==> flow/design.v <==
`timescale 1ns / 1ps
module synch_fifo #(
    parameter   FIFO_WIDTH = 32,                       
    parameter   FIFO_DEPTH = 16,                       
    parameter   FIFO_PTR = 4                           
) (
    input       clk,                                   
    input       rst_n,                                 
    input       fifo_wren,                             
    input       fifo_rden,                             
    input       [FIFO_WIDTH-1:0] fifo_wrdata,          
    output reg  [FIFO_WIDTH-1:0] fifo_rddata,          
    output      fifo_full,                             
    output      fifo_empty,                            
    output      [FIFO_PTR:0] fifo_room_avail,          
    output      [FIFO_PTR:0] fifo_data_avail           
);
reg [FIFO_WIDTH-1:0] mem [0:FIFO_DEPTH-1];       
reg [FIFO_PTR-1:0] wr_ptr, rd_ptr;               
reg [FIFO_PTR:0] count;                          
assign fifo_data_avail = count;
assign fifo_full = (count == FIFO_DEPTH - 1);        
assign fifo_empty = (count == 0);                
assign fifo_room_avail = FIFO_DEPTH - count;
always @(posedge clk or negedge rst_n) begin
    if (!rst_n) begin
        wr_ptr <= 0;
        rd_ptr <= 0;
        count <= 0;
    end else begin
        if (fifo_wren && !fifo_full && !fifo_rden) begin
            mem[wr_ptr] <= fifo_wrdata;
            wr_ptr <= (wr_ptr + 1) % FIFO_DEPTH;
            count <= count + 1;
        end
        if (fifo_rden && !fifo_wren && !fifo_empty) begin
            fifo_rddata <= mem[rd_ptr];
            rd_ptr <= (rd_ptr + 1) % FIFO_DEPTH;
            count <= count - 1;
        end
        if (fifo_wren && fifo_rden && !fifo_full) begin
            if (fifo_empty)
                fifo_rddata <= fifo_wrdata;
            else begin
                mem[wr_ptr] <= fifo_wrdata;
                fifo_rddata <= mem[rd_ptr];
                wr_ptr <= wr_ptr + 1;
                rd_ptr <= rd_ptr + 1;
            end
        end
    end
end
endmodule
# --- Step by step through the tools: synch_fifo ---
# Tool output for the design above, in the order of the flow.
# Lines are those of the file above, counted from 1.
# Cell names lack the library's common part.
inputs:
  design: "synch_fifo"
  clk_port: "clk"
  cell_library: "sky130hd"
  lib_corner: "tt_025C_1v80"

# --- Word level ---
# Source: Yosys, flattened and elaborated. Widths are those after wreduce. Registers that Yosys merges into a memory's read port (data or address) are not register bits. Print and check cells do not count. Equal cells are merged and count once.
classes:
  n_addsub: 5
  n_mux: 92
  reduce_and_logical: 16
  n_eq: 31
op_table:
  columns: ["cell", "count"]
  rows:
  - ["two-way mux 32 bit", 83]
  - ["parallel mux 32 bit (select 16 bit)", 1]
  - ["equality test 4 bit (second input constant)", 16]
  - ["equality test 4 x 3 -> 1 bit (second input constant)", 8]
  - ["two-way mux 4 bit", 6]
  - ["equality test 4 x 2 -> 1 bit (second input constant)", 4]
  - ["two-way mux 5 bit", 2]
  - ["adder 4 x 1 -> 4 bit (second input constant)", 2]
  - ["equality test 4 x 1 -> 1 bit (second input constant)", 2]
  - ["logical NOT 4 bit", 2]
  - ["logical AND 1 bit", 6]
  - ["adder 5 x 1 -> 5 bit (second input constant)", 1]
  - ["subtractor 5 x 1 -> 5 bit (second input constant)", 1]
  - ["equality test 5 x 4 -> 1 bit (second input constant)", 1]
  - ["subtractor 5 bit (first input constant)", 1]
  - ["logical NOT 5 bit", 1]
  - ["logical NOT 1 bit", 4]
  - ["nonzero test 2 bit", 2]
  - ["AND reduction 2 bit", 1]
word_totals:
  word_cells: 164
  regBits: 557
  input_bits: 36
  output_inout_bits: 44

# --- Longest topological paths ---
# Yosys ltp: most cells in a row. Word level: on the elaborated netlist, between registers, memories and ports. Mapped: between sequential cells and ports; inverters and the memories' decode and read muxes count.
logic_depth:
  depth_word: 8
  ABC_AREA: 0
  mapped_depth: 13
  depth_no_buf: 11

# --- Synthesis result ---
# Source: synth_stat.txt of the flow (Yosys; design flattened, memories mapped). It holds for the ABC_AREA given above (unset counts as 0); a run with the other value may have another netlist.
# The area totals of this step are shown rounded.
by_type:
  columns: ["type", "count", "type_area_um2"]
  rows:
  - ["edfxtp_1", 544, 1.63E+04]
  - ["mux2_2", 488, 5495.27]
  - ["mux2i_1", 48, 480.461]
  - ["a22oi_1", 57, 427.91]
  - ["buf_2", 78, 390.374]
  - ["mux2_1", 33, 371.606]
  - ["a221oi_1", 38, 332.819]
  - ["dfrtp_1", 13, 325.312]
  - ["buf_6", 23, 258.998]
  - ["o22ai_1", 40, 250.24]
  - ["o21ai_0", 45, 225.216]
  - ["nand2_1", 59, 221.462]
  - ["a21oi_1", 44, 220.211]
  - ["nand3_4", 12, 210.202]
  - ["nand3_1", 40, 200.192]
  - ["clkbuf_1", 50, 187.68]
  - ["a222oi_1", 18, 180.173]
  - ["ha_1", 12, 150.144]
# Not listed: further types 51, cells in them 255.
synth_totals:
  cell_count: 1897
  ff_cells: 557
  yosys_area_um2: 28000
  seq_area_um2: 17000
  buffers: 176

# --- Path before layout ---
# Source: OpenSTA report_checks on the synthesized netlist (no wires, ideal clock, input and output delay 20% of the period each), path of least setup slack; recovery checks are left aside. Register names are those of the netlist, which keeps one name where synthesis merged equal registers.
synth_timing:
  path_type: "input -> register"
  from: "input port fifo_wren"
  to: "register fifo_rddata[0]"
  launch_ps: 2000
  arrival_ps: 4985
  n_path_buf: 1
  clock_period_ps: 10000
  path_delay_ps: 3456
  path_stages: 3
  t_required_ps: 9529
  in_delay_ps: 2000
  path_slack_ps: 4545
  setup_time_ps: 471
  period_less_setup_slack_ps: 5455
# "path_delay_ps" is the arrival time less input delay plus setup time.
# "path_stages": output pins that drive a net of the path, with the launching flip-flop's if there is one; two outputs of one cell count as two.
# "period_less_setup_slack_ps" is the clock period less the worst setup slack; recovery checks do not enter. This is arithmetic on one report: input and output delays are still those of the set period (20% each).
# Between the ends stands the longest chain of elaborated cells between them, by number of cells; it is not shown to be the way that was timed. Of several equally long chains one is given.
# A line is the first line of the expression or statement that the cell stems from. Yosys adds cells for indexed reads and writes and turns some case tables into memories.
# At most two assigning lines are given for a register; there are more.
# Only ways into the end's enable, where the timed path ends, are counted here.
synth_via:
  path_cell_list: "or3b_2 -> clkbuf_1 -> a21boi_0"
  elab_chain_cells: 5
  cells_between: 7
  cone_lines: 2
  cone_classes: "7 x reduce/logical"
synth_rtl:
  columns: ["element", "line_no", "rtl"]
  rows:
  - ["start: declaration", 9, "input       fifo_wren,"]
  - ["logical NOT 1 bit", 36, "if (fifo_rden && !fifo_wren && !fifo_empty) begin"]
  - ["logical AND 1 bit x2", 36, null]
  - ["nonzero test 2 bit", null, null]
  - ["AND reduction 2 bit", null, null]
  - ["end: assignment", 37, "fifo_rddata <= mem[rd_ptr];"]
  - ["end: assignment", 43, "fifo_rddata <= fifo_wrdata;"]
  - ["end: declaration", 12, "output reg  [FIFO_WIDTH-1:0] fifo_rddata,"]

# --- Timing after layout ---
# Path of least setup slack in the final report of flow run B (OpenROAD, finished layout, wires in). Where an end is a register, its clock arrival counts in the times.
# The report prints the path's times to 10 ps; the period is as set.
layout_timing:
  path_type: "register -> register"
  from: "register rd_ptr[2]"
  to: "register fifo_rddata[4]"
  path_slack_ps: 830
  arrival_ps: 3660
  n_path_buf: 1
  t_required_ps: 4490
  launch_ps: 610
  setup_time_ps: 290
  clock_period_ps: 4170
  path_stages: 7
# Between the ends stands the longest chain of elaborated cells between them, by number of cells; it is not shown to be the way that was timed. Of several equally long chains one is given.
# At most two assigning lines are given for a register; there are more.
layout_via:
  path_cell_list: "dfrtp_4 -> nand2b_1 -> buf_4 -> a221oi_1 -> nor3_1 -> nor4_1 -> nor2_1"
  elab_chain_cells: 4
  cells_between: 20
  cone_classes: "15 x eq/ne; 4 x mux; 1 x reduce/logical"
layout_rtl:
  columns: ["element", "line_no", "rtl"]
  rows:
  - ["start: declaration", 19, "reg [FIFO_PTR-1:0] wr_ptr, rd_ptr;"]
  - ["start: assignment", 38, "rd_ptr <= (rd_ptr + 1) % FIFO_DEPTH;"]
  - ["start: assignment", 48, "rd_ptr <= rd_ptr + 1;"]
  - ["equality test 4 bit", 37, "fifo_rddata <= mem[rd_ptr];"]
  - ["parallel mux 32 bit (select 16 bit)", 37, null]
  - ["two-way mux 32 bit", 36, "if (fifo_rden && !fifo_wren && !fifo_empty) begin"]
  - ["two-way mux 32 bit", 41, "if (fifo_wren && fifo_rden && !fifo_full) begin"]
  - ["end: assignment", 37, null]
  - ["end: assignment", 43, "fifo_rddata <= fifo_wrdata;"]
  - ["end: declaration", 12, "output reg  [FIFO_WIDTH-1:0] fifo_rddata,"]

synch_fifo through Yosys and OpenROAD on sky130hd: 3 stored runs, unordered, with their settings and measured results. The constraints put input and output delay at 20% of the set period each and load the outputs with 0.01 pF.
By "power.total_mw" is meant OpenSTA's value without simulated activity: inputs other than the clock are taken to toggle once in ten clock periods, and the tool carries that through the logic.
The measured numbers are rounded.

--- flow run A ---
==> flow/run.sh <==
#!/bin/bash
# the make line also repeats the synthesis and layout settings of config.mk as NAME=value (left out here)
make -C /OpenROAD-flow-scripts/flow DESIGN_CONFIG=/design/flow/config.mk WORK_HOME=/design/flow/orfs CLKGATE_MAP_FILE= finish
==> flow/config.mk <==
export PLATFORM = sky130hd
export DESIGN_NAME = synch_fifo
export DESIGN_NICKNAME = synch_fifo
export VERILOG_FILES = /design/flow/design.v
export SDC_FILE = /design/flow/constraint.sdc
export NUM_CORES = 4
export LEC_CHECK = 0
export CAP_MARGIN = 30
export CELL_PAD_IN_SITES_GLOBAL_PLACEMENT = 2
export CORE_MARGIN = 6
export CORE_UTILIZATION = 70
export CTS_CLUSTER_DIAMETER = 316
export CTS_CLUSTER_SIZE = 85
export GPL_ROUTABILITY_DRIVEN = 0
export GPL_TIMING_DRIVEN = 0
export SETUP_SLACK_MARGIN = -0.29
export SLEW_MARGIN = 5
export TNS_END_PERCENT = 100
==> flow/constraint.sdc <==
create_clock -name core_clock -period 10.0 [get_ports {clk}]
set_input_delay 2.0000 -clock core_clock [delete_from_list [all_inputs] [get_ports {clk}]]
set_output_delay 2.0000 -clock core_clock [all_outputs]
set_load 0.01 [all_outputs]

==> results, as YAML <==
outcome: "not finished: placement ended with error GPL-0301"

--- flow run B ---
==> flow/run.sh <==
#!/bin/bash
# the make line also repeats the synthesis and layout settings of config.mk as NAME=value (left out here)
make -C /OpenROAD-flow-scripts/flow DESIGN_CONFIG=/design/flow/config.mk WORK_HOME=/design/flow/orfs CLKGATE_MAP_FILE= finish
==> flow/config.mk <==
export PLATFORM = sky130hd
export DESIGN_NAME = synch_fifo
export DESIGN_NICKNAME = synch_fifo
export VERILOG_FILES = /design/flow/design.v
export SDC_FILE = /design/flow/constraint.sdc
export NUM_CORES = 4
export LEC_CHECK = 0
export ABC_AREA = 0
export CAP_MARGIN = 25
export CELL_PAD_IN_SITES_DETAIL_PLACEMENT = 1
export CELL_PAD_IN_SITES_GLOBAL_PLACEMENT = 2
export CORE_MARGIN = 2
export CORE_UTILIZATION = 42
export CTS_CLUSTER_DIAMETER = 168
export MIN_ROUTING_LAYER = met2
export PLACE_DENSITY_LB_ADDON = 0.16
export SETUP_SLACK_MARGIN = 0.28
export SLEW_MARGIN = 20
export TNS_END_PERCENT = 40
==> flow/constraint.sdc <==
create_clock -name core_clock -period 4.17 [get_ports {clk}]
set_input_delay 0.8340 -clock core_clock [delete_from_list [all_inputs] [get_ports {clk}]]
set_output_delay 0.8340 -clock core_clock [all_outputs]
set_load 0.01 [all_outputs]

==> results, as YAML <==
results:
  synthArea_um2: 28000
  die_um2: 69000
  finish.utilization_frac: 0.48
  timing.setup.ws_ps: 830
  tns_setup_ps: 0
  hold_worst_slack_ps: 570
  power.total_mw: 22

--- flow run C ---
==> flow/run.sh <==
#!/bin/bash
# the make line also repeats the synthesis and layout settings of config.mk as NAME=value (left out here)
make -C /OpenROAD-flow-scripts/flow DESIGN_CONFIG=/design/flow/config.mk WORK_HOME=/design/flow/orfs CLKGATE_MAP_FILE= finish
==> flow/config.mk <==
export PLATFORM = sky130hd
export DESIGN_NAME = synch_fifo
export DESIGN_NICKNAME = synch_fifo
export VERILOG_FILES = /design/flow/design.v
export SDC_FILE = /design/flow/constraint.sdc
export NUM_CORES = 4
export LEC_CHECK = 0
export CAP_MARGIN = 35
export CORE_MARGIN = 2
export CORE_UTILIZATION = 40
export GPL_ROUTABILITY_DRIVEN = 0
export SETUP_SLACK_MARGIN = 0.03
export SLEW_MARGIN = 20
==> flow/constraint.sdc <==
create_clock -name core_clock -period 3.7 [get_ports {clk}]
set_input_delay 0.7400 -clock core_clock [delete_from_list [all_inputs] [get_ports {clk}]]
set_output_delay 0.7400 -clock core_clock [all_outputs]
set_load 0.01 [all_outputs]

==> results, as YAML <==
results:
  synthArea_um2: 28000
  die_um2: 72000
  finish.utilization_frac: 0.46
  timing.setup.ws_ps: 460
  tns_setup_ps: 0
  hold_worst_slack_ps: 570
  power.total_mw: 24
